==> flow/design.v <==
`timescale 1ns/1ps
module base2_alu #(
  parameter LAT_BIN = 1,   
  parameter LAT_DEC = 8,   
  parameter LAT_DUO = 6    
)(
  input  wire        clk,
  input  wire        rst,
  input  wire        start,
  input  wire [3:0]  opcode,
  input  wire [15:0] a,
  input  wire [15:0] b,
  output reg         busy,
  output reg         done,
  output reg  [31:0] result
);
  reg [7:0] countdown;
  wire [7:0] lat_sel =
      (opcode <= 4'd2) ? LAT_BIN :
      ((opcode <= 4'd5) ? LAT_DEC : LAT_DUO);
  wire [31:0] res_bin =
      (opcode==4'd0)   ? (a + b) :
      (opcode==4'd1)   ? (a - b) :
      (opcode==4'd2)   ? (a * b) :
      (opcode==4'd3)   ? (a + b) :
      (opcode==4'd4)   ? (a - b) :
      (opcode==4'd5) ? (a * 16'd10) :
      (opcode==4'd6) ? (a + b) :
      (opcode==4'd7) ? (a - b) :
      (opcode==4'd8)  ? (a * 16'd3) : 32'd0;
  always @(posedge clk) begin
    if (rst) begin
      busy <= 1'b0; done <= 1'b0; countdown <= 8'd0; result <= 32'd0;
    end else begin
      done <= 1'b0;
      if (start && !busy) begin
        busy      <= 1'b1;
        countdown <= (lat_sel==0) ? 1 : lat_sel;
      end else if (busy) begin
        if (countdown > 8'd1) begin
          countdown <= countdown - 8'd1;
        end else begin
          busy   <= 1'b0;
          done   <= 1'b1;
          result <= res_bin;
        end
      end
    end
  end
endmodule
`timescale 1ns/1ps
module base10_alu #(
  parameter LAT_DEC = 1,   
  parameter LAT_BIN = 6,   
  parameter LAT_DUO = 6    
)(
  input  wire        clk,
  input  wire        rst,
  input  wire        start,
  input  wire [3:0]  opcode,
  input  wire [15:0] a,
  input  wire [15:0] b,
  output reg         busy,
  output reg         done,
  output reg  [31:0] result
);
  reg [7:0] countdown;
  wire [7:0] lat_sel =
      ((opcode>=4'd3) && (opcode<=4'd5)) ? LAT_DEC :
      ((opcode<=4'd2) ? LAT_BIN : LAT_DUO);
  wire [31:0] res_bin =
      (opcode==4'd0)   ? (a + b) :
      (opcode==4'd1)   ? (a - b) :
      (opcode==4'd2)   ? (a * b) :
      (opcode==4'd3)   ? (a + b) :
      (opcode==4'd4)   ? (a - b) :
      (opcode==4'd5) ? (a * 16'd10) :
      (opcode==4'd6) ? (a + b) :
      (opcode==4'd7) ? (a - b) :
      (opcode==4'd8)  ? (a * 16'd3) : 32'd0;
  always @(posedge clk) begin
    if (rst) begin
      busy <= 1'b0; done <= 1'b0; countdown <= 8'd0; result <= 32'd0;
    end else begin
      done <= 1'b0;
      if (start && !busy) begin
        busy      <= 1'b1;
        countdown <= (lat_sel==0) ? 1 : lat_sel;
      end else if (busy) begin
        if (countdown > 8'd1) begin
          countdown <= countdown - 8'd1;
        end else begin
          busy   <= 1'b0;
          done   <= 1'b1;
          result <= res_bin;
        end
      end
    end
  end
endmodule
`timescale 1ns/1ps
module base12_alu #(
  parameter LAT_DUO = 1,   
  parameter LAT_BIN = 6,   
  parameter LAT_DEC = 8    
)(
  input  wire        clk,
  input  wire        rst,
  input  wire        start,
  input  wire [3:0]  opcode,
  input  wire [15:0] a,
  input  wire [15:0] b,
  output reg         busy,
  output reg         done,
  output reg  [31:0] result
);
  reg [7:0] countdown;
  wire [7:0] lat_sel =
      ((opcode>=4'd6) && (opcode<=4'd8)) ? LAT_DUO :
      ((opcode<=4'd2) ? LAT_BIN : LAT_DEC);
  wire [31:0] res_bin =
      (opcode==4'd0)   ? (a + b) :
      (opcode==4'd1)   ? (a - b) :
      (opcode==4'd2)   ? (a * b) :
      (opcode==4'd3)   ? (a + b) :
      (opcode==4'd4)   ? (a - b) :
      (opcode==4'd5) ? (a * 16'd10) :
      (opcode==4'd6) ? (a + b) :
      (opcode==4'd7) ? (a - b) :
      (opcode==4'd8)  ? (a * 16'd3) : 32'd0;
  always @(posedge clk) begin
    if (rst) begin
      busy <= 1'b0; done <= 1'b0; countdown <= 8'd0; result <= 32'd0;
    end else begin
      done <= 1'b0;
      if (start && !busy) begin
        busy      <= 1'b1;
        countdown <= (lat_sel==0) ? 1 : lat_sel;
      end else if (busy) begin
        if (countdown > 8'd1) begin
          countdown <= countdown - 8'd1;
        end else begin
          busy   <= 1'b0;
          done   <= 1'b1;
          result <= res_bin;
        end
      end
    end
  end
endmodule
`timescale 1ns/1ps
module router_extended #(
  parameter B2_LAT_BIN  = 1, B2_LAT_DEC  = 8, B2_LAT_DUO  = 6,
  parameter B10_LAT_DEC = 1, B10_LAT_BIN = 6, B10_LAT_DUO = 6,
  parameter B12_LAT_DUO = 1, B12_LAT_BIN = 6, B12_LAT_DEC = 8
)(
  input  wire        clk,
  input  wire        rst,
  input  wire        start,
  input  wire [2:0]  cond_sel,
  input  wire [3:0]  opcode,
  input  wire [15:0] op_a,
  input  wire [15:0] op_b,
  output reg         busy,
  output reg         done,
  output reg  [31:0] result
);
  localparam [1:0] ROUTE_SENTINEL = 2'd3;
  wire [1:0] forced_target = (cond_sel <= 3'd2) ? cond_sel[1:0] : ROUTE_SENTINEL;
  wire [1:0] full_router_target =
      (opcode <= 4'd2)   ? 2'd0 :
      (opcode <= 4'd5) ? 2'd1 :
                                  2'd2;
  localparam [1:0] DUO_FALLBACK_TARGET = (B10_LAT_DUO <= B2_LAT_DUO) ? 2'd1 : 2'd0;
  wire [1:0] router_210_target =
      (opcode <= 4'd2)   ? 2'd0 :
      (opcode <= 4'd5) ? 2'd1 :
                                  DUO_FALLBACK_TARGET;
  wire [1:0] routed_target =
      (forced_target != ROUTE_SENTINEL) ? forced_target :
      (cond_sel == 3'd3) ? full_router_target :
      (cond_sel == 3'd4) ? router_210_target :
                           full_router_target;  
  reg  start_b2, start_b10, start_b12;
  wire busy_b2, done_b2;   wire [31:0] res_b2;
  wire busy_b10, done_b10; wire [31:0] res_b10;
  wire busy_b12, done_b12; wire [31:0] res_b12;
  base2_alu #(.LAT_BIN(B2_LAT_BIN), .LAT_DEC(B2_LAT_DEC), .LAT_DUO(B2_LAT_DUO)) u_b2(
    .clk(clk), .rst(rst), .start(start_b2), .opcode(opcode), .a(op_a), .b(op_b),
    .busy(busy_b2), .done(done_b2), .result(res_b2)
  );
  base10_alu #(.LAT_DEC(B10_LAT_DEC), .LAT_BIN(B10_LAT_BIN), .LAT_DUO(B10_LAT_DUO)) u_b10(
    .clk(clk), .rst(rst), .start(start_b10), .opcode(opcode), .a(op_a), .b(op_b),
    .busy(busy_b10), .done(done_b10), .result(res_b10)
  );
  base12_alu #(.LAT_DUO(B12_LAT_DUO), .LAT_BIN(B12_LAT_BIN), .LAT_DEC(B12_LAT_DEC)) u_b12(
    .clk(clk), .rst(rst), .start(start_b12), .opcode(opcode), .a(op_a), .b(op_b),
    .busy(busy_b12), .done(done_b12), .result(res_b12)
  );
  localparam S_IDLE=0, S_WAIT=1;
  reg [0:0] st;
  always @(posedge clk) begin
    if (rst) begin
      st <= S_IDLE; busy <= 1'b0; done <= 1'b0;
      start_b2 <= 1'b0; start_b10 <= 1'b0; start_b12 <= 1'b0;
      result <= 32'd0;
    end else begin
      done <= 1'b0;
      start_b2 <= 1'b0; start_b10 <= 1'b0; start_b12 <= 1'b0;
      case (st)
        S_IDLE: begin
          if (start) begin
            busy <= 1'b1;
            if (routed_target==2'd0) start_b2  <= 1'b1;
            if (routed_target==2'd1) start_b10 <= 1'b1;
            if (routed_target==2'd2) start_b12 <= 1'b1;
            st <= S_WAIT;
          end
        end
        S_WAIT: begin
          if ( (routed_target==2'd0 && done_b2) ||
               (routed_target==2'd1 && done_b10) ||
               (routed_target==2'd2 && done_b12) ) begin
            result <= (routed_target==2'd0) ? res_b2 :
                      (routed_target==2'd1) ? res_b10 :
                                              res_b12;
            done   <= 1'b1;
            busy   <= 1'b0;
            st     <= S_IDLE;
          end
        end
      endcase
    end
  end
endmodule
### Step by step through the tools: router_extended

Tool output for the design above, in the order of the flow.
Line numbers count from 1 in the design file above.
Cell names lack the library's common part.
A cell with - has no value.

| inputs | value |
|---|---|
| top | router_extended |
| clock input | clk |
| library | sky130hd |
| corner | tt_025C_1v80 |

### Elaborated design

Yosys after proc, flatten, opt, wreduce and memory -nomap, before mapping. Memory bits, and registers merged into a memory's read port (data or address), are not among the register bits. Print and check cells are not counted. Equal cells are merged and count once.

| cells by class | value |
|---|---|
| bitwise operators | 11 |
| multipliers | 3 |
| reductions and logical operators | 37 |
| mux-type cells | 57 |
| equal/unequal tests | 15 |
| $add $sub $neg | 5 |
| magnitude comparators | 9 |

Operators with widths:

| kind | number |
|---|---|
| 16-bit by 16-bit multiplier with 32-bit output | 1 |
| 32-bit 2-to-1 mux | 11 |
| 8-bit 2-to-1 mux | 14 |
| 16-bit by 3-bit multiplier with 19-bit output (second input constant) | 1 |
| 16-bit by 2-bit multiplier with 18-bit output (second input constant) | 1 |
| 8-bit by 1-bit subtractor with 8-bit output (second input constant) | 3 |
| 8-bit by 1-bit > comparator with 1-bit output (second input constant) | 3 |
| 8-bit logical NOT | 3 |
| 1-bit 2-to-1 mux | 21 |
| 16-bit by 16-bit adder with 17-bit output | 1 |
| 16-bit by 16-bit subtractor with 17-bit output | 1 |
| 4-bit by 3-bit == test with 1-bit output (second input constant) | 4 |
| 2-bit nonzero test | 6 |
| 3-bit OR reduction | 4 |
| 2-bit 2-to-1 mux | 6 |
| 1-bit inverter | 11 |
| 2-bit AND reduction | 5 |
| 3-bit AND reduction | 3 |
| 1-bit logical AND | 8 |
| 4-bit by 2-bit == test with 1-bit output (second input constant) | 2 |
| 4-bit 2-to-1 mux | 2 |
| 2-bit != test (second input constant) | 2 |
| 4-bit by 1-bit == test with 1-bit output (second input constant) | 1 |
| 4-bit by 2-bit >= comparator with 1-bit output (second input constant) | 1 |
| 4-bit by 2-bit <= comparator with 1-bit output (second input constant) | 1 |
| 4-bit by 3-bit >= comparator with 1-bit output (second input constant) | 1 |
| 4-bit by 3-bit <= comparator with 1-bit output (second input constant) | 1 |
| 4-bit <= comparator (second input constant) | 1 |

Not listed: further kinds 14, cells in them 18.

| storage and ports | value |
|---|---|
| input bits | 42 |
| elaborated cells | 156 |
| output and inout bits | 34 |
| register bits after elaboration | 164 |

### Depth

Longest topological path by Yosys (ltp), each cell counted once; first at word level (registers and memories cut), then after technology mapping (sequential cells cut; the memories' decode and read muxes count).

| logic depth | value |
|---|---|
| depth in word-level cells | 12 |
| ABC_AREA | 0 |
| mapped depth | 25 |
| gate-level depth less buffers | 24 |

### After synthesis

Yosys stat after the flow's synthesis: flattened, memories mapped to cells. It holds for the ABC_AREA given above (unset counts as 0); a run with the other value may have another netlist.
Totals and module areas in this step are rounded.

| mapped netlist | value |
|---|---|
| cells in the netlist | 2406 |
| buffer cells | 122 |
| synthesis area | 19000 um^2 |
| mapped flip-flops | 164 |
| sequential part of the area | 3300 um^2 |

Cells by type:

| cell type | number | total area (um^2) |
|---|---|---|
| fa_1 | 198 | 3.96E+03 |
| dfxtp_1 | 164 | 3.28E+03 |
| ha_1 | 186 | 2.33E+03 |
| nand2_1 | 312 | 1.17E+03 |
| inv_1 | 290 | 1.09E+03 |
| a21oi_1 | 165 | 825.792 |
| nor2_1 | 201 | 754.474 |
| and2_1 | 92 | 575.552 |
| o21ai_0 | 98 | 490.47 |
| mux2i_1 | 44 | 440.422 |
| a211oi_1 | 58 | 435.418 |
| xnor2_1 | 48 | 420.403 |
| o211ai_1 | 50 | 375.36 |
| clkbuf_1 | 97 | 364.099 |
| xor2_1 | 33 | 289.027 |
| nor3_1 | 34 | 170.163 |
| o21a_1 | 20 | 150.144 |
| a21o_1 | 19 | 142.637 |

Other cell types: 62; their cells: 297.
The figures by module come from a second, unflattened synthesis with its own total; it is not the netlist above.

| unflattened totals | value |
|---|---|
| cells (unflattened synthesis) | 5625 |
| area total of the unflattened synthesis | 45000 um^2 |

Rows give one instance, submodules left out.

Modules:

| module | area (um^2) | cells | seq. area (um^2) | times used |
|---|---|---|---|---|
| base2_alu | 15000 | 1862 | 840 | 1 |
| base12_alu | 14000 | 1795 | 840 | 1 |
| base10_alu | 14000 | 1715 | 840 | 1 |
| router_extended | 2000 | 253 | 760 | 1 |

### Timing after synthesis

Path of least setup slack by OpenSTA after synthesis, without wires, with an ideal clock, recovery checks aside; 20% of the period is set as input and as output delay. Where synthesis merged equal registers, the netlist keeps one of their names.

| timing post-synthesis | value |
|---|---|
| path kind | input to register |
| from | input op_b[1] |
| to | register u_b12.result[30] |
| path delay | 5.716 ns |
| launch time at the first pin | 2.000 ns |
| clock period | 10.0 ns |
| input delay | 2.000 ns |
| library setup time | 0.070 ns |
| arrival | 7.646 ns |
| slack | 2.284 ns |
| data required time | 9.930 ns |
| driving pins on the path | 21 |
| path buffers | 1 |
| period reached after synthesis | 7.716 ns |

"path delay" = arrival - input delay + setup time.
"driving pins on the path" counts driving pins, that of a launching flip-flop among them; a cell with two outputs on the path counts twice.
"period reached after synthesis" is the clock period less the worst setup slack; recovery checks do not enter. This is arithmetic on one report: input and output delays are still those of the set period (20% each).
The rows between start and end are the longest chain of elaborated cells between them; the timing report does not say that the signal goes this way. Where chains are equally long, one stands for them.
Each line given opens the expression or statement behind the cell; cells for indexed reads and writes are added by Yosys, which also makes memories of some case tables.

| between the ends, post-synthesis | value |
|---|---|
| path through | clkbuf_1 -> nand2_1 -> fa_1 -> fa_1 -> fa_1 -> fa_1 -> inv_1 -> fa_1 -> inv_1 -> fa_1 -> inv_1 -> ha_1 -> a211oi_1 -> o21ai_0 -> a31oi_1 -> o31ai_2 -> a41oi_1 -> o21ai_0 -> and4_1 -> or3_1 -> a21oi_1 |
| cells in the longest elaborated chain | 9 |
| elaborated cells on any way between the ends | 10 |
| classes of those cells | add/sub (1); mul (1); mux (8) |

RTL lines, path post-synthesis:

| item | RTL line | RTL |
|---|---|---|
| start: declaration | 163 | `input  wire [15:0] op_b,` |
| 16-bit by 16-bit subtractor with 17-bit output | 129 | `(opcode==4'd7) ? (a - b) :` |
| 32-bit 2-to-1 mux | 129 |  |
| 32-bit 2-to-1 mux | 128 | `(opcode==4'd6) ? (a + b) :` |
| 32-bit 2-to-1 mux | 127 | `(opcode==4'd5) ? (a * 16'd10) :` |
| 32-bit 2-to-1 mux | 126 | `(opcode==4'd4)   ? (a - b) :` |
| 32-bit 2-to-1 mux | 125 | `(opcode==4'd3)   ? (a + b) :` |
| 32-bit 2-to-1 mux | 124 | `(opcode==4'd2)   ? (a * b) :` |
| 32-bit 2-to-1 mux | 123 | `(opcode==4'd1)   ? (a - b) :` |
| 32-bit 2-to-1 mux | 122 | `(opcode==4'd0)   ? (a + b) :` |
| end: assignment | 133 | `busy <= 1'b0; done <= 1'b0; countdown <= 8'd0; result <= 32'd0;` |
| end: assignment | 145 | `result <= res_bin;` |
| end: declaration | 115 | `output reg  [31:0] result` |

### Timing after layout

From the final timing report of stored run 1: the path of least setup slack in the routed layout; clock arrival at registers is part of the times.

| timing post-layout | value |
|---|---|
| path kind | input to register |
| from | input op_a[7] |
| to | register u_b12.result[30] |
| data required time | 10.35 ns |
| input delay | 2.00 ns |
| launch time at the first pin | 2.00 ns |
| clock period | 10.0 ns |
| path buffers | 2 |
| driving pins on the path | 25 |
| library setup time | 0.07 ns |
| slack | 1.23 ns |
| arrival | 9.12 ns |

The rows between start and end are the longest chain of elaborated cells between them; the timing report does not say that the signal goes this way. Where chains are equally long, one stands for them.

| between the ends, post-layout | value |
|---|---|
| path through | clkdlybuf4s50_1 -> buf_4 -> ha_1 -> inv_1 -> fa_1 -> inv_1 -> fa_1 -> inv_1 -> fa_1 -> inv_1 -> fa_1 -> fa_1 -> inv_1 -> fa_1 -> inv_1 -> ha_1 -> a211oi_1 -> o21ai_0 -> a31oi_1 -> o31ai_2 -> a41oi_1 -> o21ai_0 -> and4_1 -> or3_1 -> a21oi_1 |
| cells in the longest elaborated chain | 9 |
| elaborated cells on any way between the ends | 10 |
| classes of those cells | add/sub (1); mul (1); mux (8) |

RTL lines, path post-layout:

| item | RTL line | RTL |
|---|---|---|
| start: declaration | 162 | `input  wire [15:0] op_a,` |
| 16-bit by 16-bit subtractor with 17-bit output | 129 | `(opcode==4'd7) ? (a - b) :` |
| 32-bit 2-to-1 mux | 129 |  |
| 32-bit 2-to-1 mux | 128 | `(opcode==4'd6) ? (a + b) :` |
| 32-bit 2-to-1 mux | 127 | `(opcode==4'd5) ? (a * 16'd10) :` |
| 32-bit 2-to-1 mux | 126 | `(opcode==4'd4)   ? (a - b) :` |
| 32-bit 2-to-1 mux | 125 | `(opcode==4'd3)   ? (a + b) :` |
| 32-bit 2-to-1 mux | 124 | `(opcode==4'd2)   ? (a * b) :` |
| 32-bit 2-to-1 mux | 123 | `(opcode==4'd1)   ? (a - b) :` |
| 32-bit 2-to-1 mux | 122 | `(opcode==4'd0)   ? (a + b) :` |
| end: assignment | 133 | `busy <= 1'b0; done <= 1'b0; countdown <= 8'd0; result <= 32'd0;` |
| end: assignment | 145 | `result <= res_bin;` |
| end: declaration | 115 | `output reg  [31:0] result` |

Ticket comment

Measured data: module router_extended, platform sky130hd, 5 stored runs of the flow under differing settings, order arbitrary. Input and output delays are each 20% of the period that was set; the output load is 0.01 pF.
By "period reached" is meant the clock period of the run minus its worst setup slack. This is arithmetic on one report: input and output delays are still those of the set period (20% each).
"worst setup path time" is the time allowed to the run's worst setup path (the clock period less input and output delay, where it has them) less its slack. Clock arrival times count: a late capture clock shortens it, a late launch clock lengthens it.
"power consumption" is the tool's figure for a default switching activity; nothing was simulated.
The measured numbers are rounded.

#### Stored run 1

| setting | value |
|---|---|
| period_ns | `10.0` |
| CAP_MARGIN | `20` |
| CORE_MARGIN | `2` |
| CORE_UTILIZATION | `40` |
| SLEW_MARGIN | `20` |

| result | value |
|---|---|
| netlist area reported by Yosys | 19000 um^2 |
| worst setup path time | 6.77 ns |
| kind of the worst setup path | input to register |
| full die area | 50000 um^2 |
| power consumption | 5600 uW |
| lowest setup slack | 1.2 ns |
| standard-cell area after layout | 21000 um^2 |
| total negative slack on setup checks | 0.000 ns |
| post-route utilization | 45 % |
| period reached | 8.772 ns |
| worst-case hold slack | 0.45 ns |

#### Stored run 2

| setting | value |
|---|---|
| CELL_PAD_IN_SITES_GLOBAL_PLACEMENT | `3` |
| CORE_ASPECT_RATIO | `1.81` |
| CORE_UTILIZATION | `34` |
| CTS_CLUSTER_DIAMETER | `255` |
| GPL_ROUTABILITY_DRIVEN | `1` |
| GPL_TIMING_DRIVEN | `0` |
| MAX_ROUTING_LAYER | `met4` |
| MIN_ROUTING_LAYER | `met1` |
| PLACE_DENSITY_LB_ADDON | `0.1` |
| SETUP_SLACK_MARGIN | `2.03` |
| SLEW_MARGIN | `40` |
| period_ns | `7.57` |
| CAP_MARGIN | `20` |
| CORE_MARGIN | `2` |

| result | value |
|---|---|
| netlist area reported by Yosys | 19000 um^2 |
| worst setup path time | 5.39 ns |
| kind of the worst setup path | input to register |
| full die area | 59000 um^2 |
| power consumption | 11000 uW |
| lowest setup slack | 0.66 ns |
| standard-cell area after layout | 25000 um^2 |
| total negative slack on setup checks | 0.000 ns |
| post-route utilization | 44 % |
| period reached | 6.909 ns |
| worst-case hold slack | 0.45 ns |

#### Stored run 3

| setting | value |
|---|---|
| CTS_CLUSTER_DIAMETER | `395` |
| MAX_ROUTING_LAYER | `met4` |
| SLEW_MARGIN | `15` |
| period_ns | `10.0` |
| CAP_MARGIN | `20` |
| CORE_MARGIN | `2` |
| CORE_UTILIZATION | `40` |

| result | value |
|---|---|
| netlist area reported by Yosys | 19000 um^2 |
| worst setup path time | 6.80 ns |
| kind of the worst setup path | input to register |
| full die area | 50000 um^2 |
| power consumption | 5600 uW |
| lowest setup slack | 1.2 ns |
| standard-cell area after layout | 21000 um^2 |
| total negative slack on setup checks | 0.000 ns |
| post-route utilization | 45 % |
| period reached | 8.801 ns |
| worst-case hold slack | 0.45 ns |

#### Stored run 4

| setting | value |
|---|---|
| CELL_PAD_IN_SITES_DETAIL_PLACEMENT | `0` |
| CELL_PAD_IN_SITES_GLOBAL_PLACEMENT | `3` |
| CORE_MARGIN | `7` |
| CTS_CLUSTER_DIAMETER | `395` |
| GPL_ROUTABILITY_DRIVEN | `0` |
| MAX_ROUTING_LAYER | `met5` |
| PLACE_DENSITY | `0.79` |
| SETUP_SLACK_MARGIN | `2.31` |
| SLEW_MARGIN | `40` |
| period_ns | `8.16` |
| CAP_MARGIN | `20` |
| CORE_UTILIZATION | `40` |

| result | value |
|---|---|
| netlist area reported by Yosys | 19000 um^2 |
| worst setup path time | 5.32 ns |
| kind of the worst setup path | input to register |
| full die area | 55000 um^2 |
| power consumption | 10000 uW |
| lowest setup slack | 1.2 ns |
| standard-cell area after layout | 24000 um^2 |
| total negative slack on setup checks | 0.000 ns |
| post-route utilization | 51 % |
| period reached | 6.955 ns |
| worst-case hold slack | 0.45 ns |

#### Stored run 5

| setting | value |
|---|---|
| CELL_PAD_IN_SITES_DETAIL_PLACEMENT | `1` |
| CTS_CLUSTER_DIAMETER | `395` |
| MAX_ROUTING_LAYER | `met4` |
| PLACE_DENSITY_LB_ADDON | `0.13` |
| SLEW_MARGIN | `15` |
| period_ns | `8.16` |
| CAP_MARGIN | `20` |
| CORE_MARGIN | `2` |
| CORE_UTILIZATION | `40` |

| result | value |
|---|---|
| netlist area reported by Yosys | 19000 um^2 |
| worst setup path time | 6.31 ns |
| kind of the worst setup path | input to register |
| full die area | 50000 um^2 |
| power consumption | 7400 uW |
| lowest setup slack | 0.22 ns |
| standard-cell area after layout | 22000 um^2 |
| total negative slack on setup checks | 0.000 ns |
| post-route utilization | 46 % |
| period reached | 7.944 ns |
| worst-case hold slack | 0.46 ns |
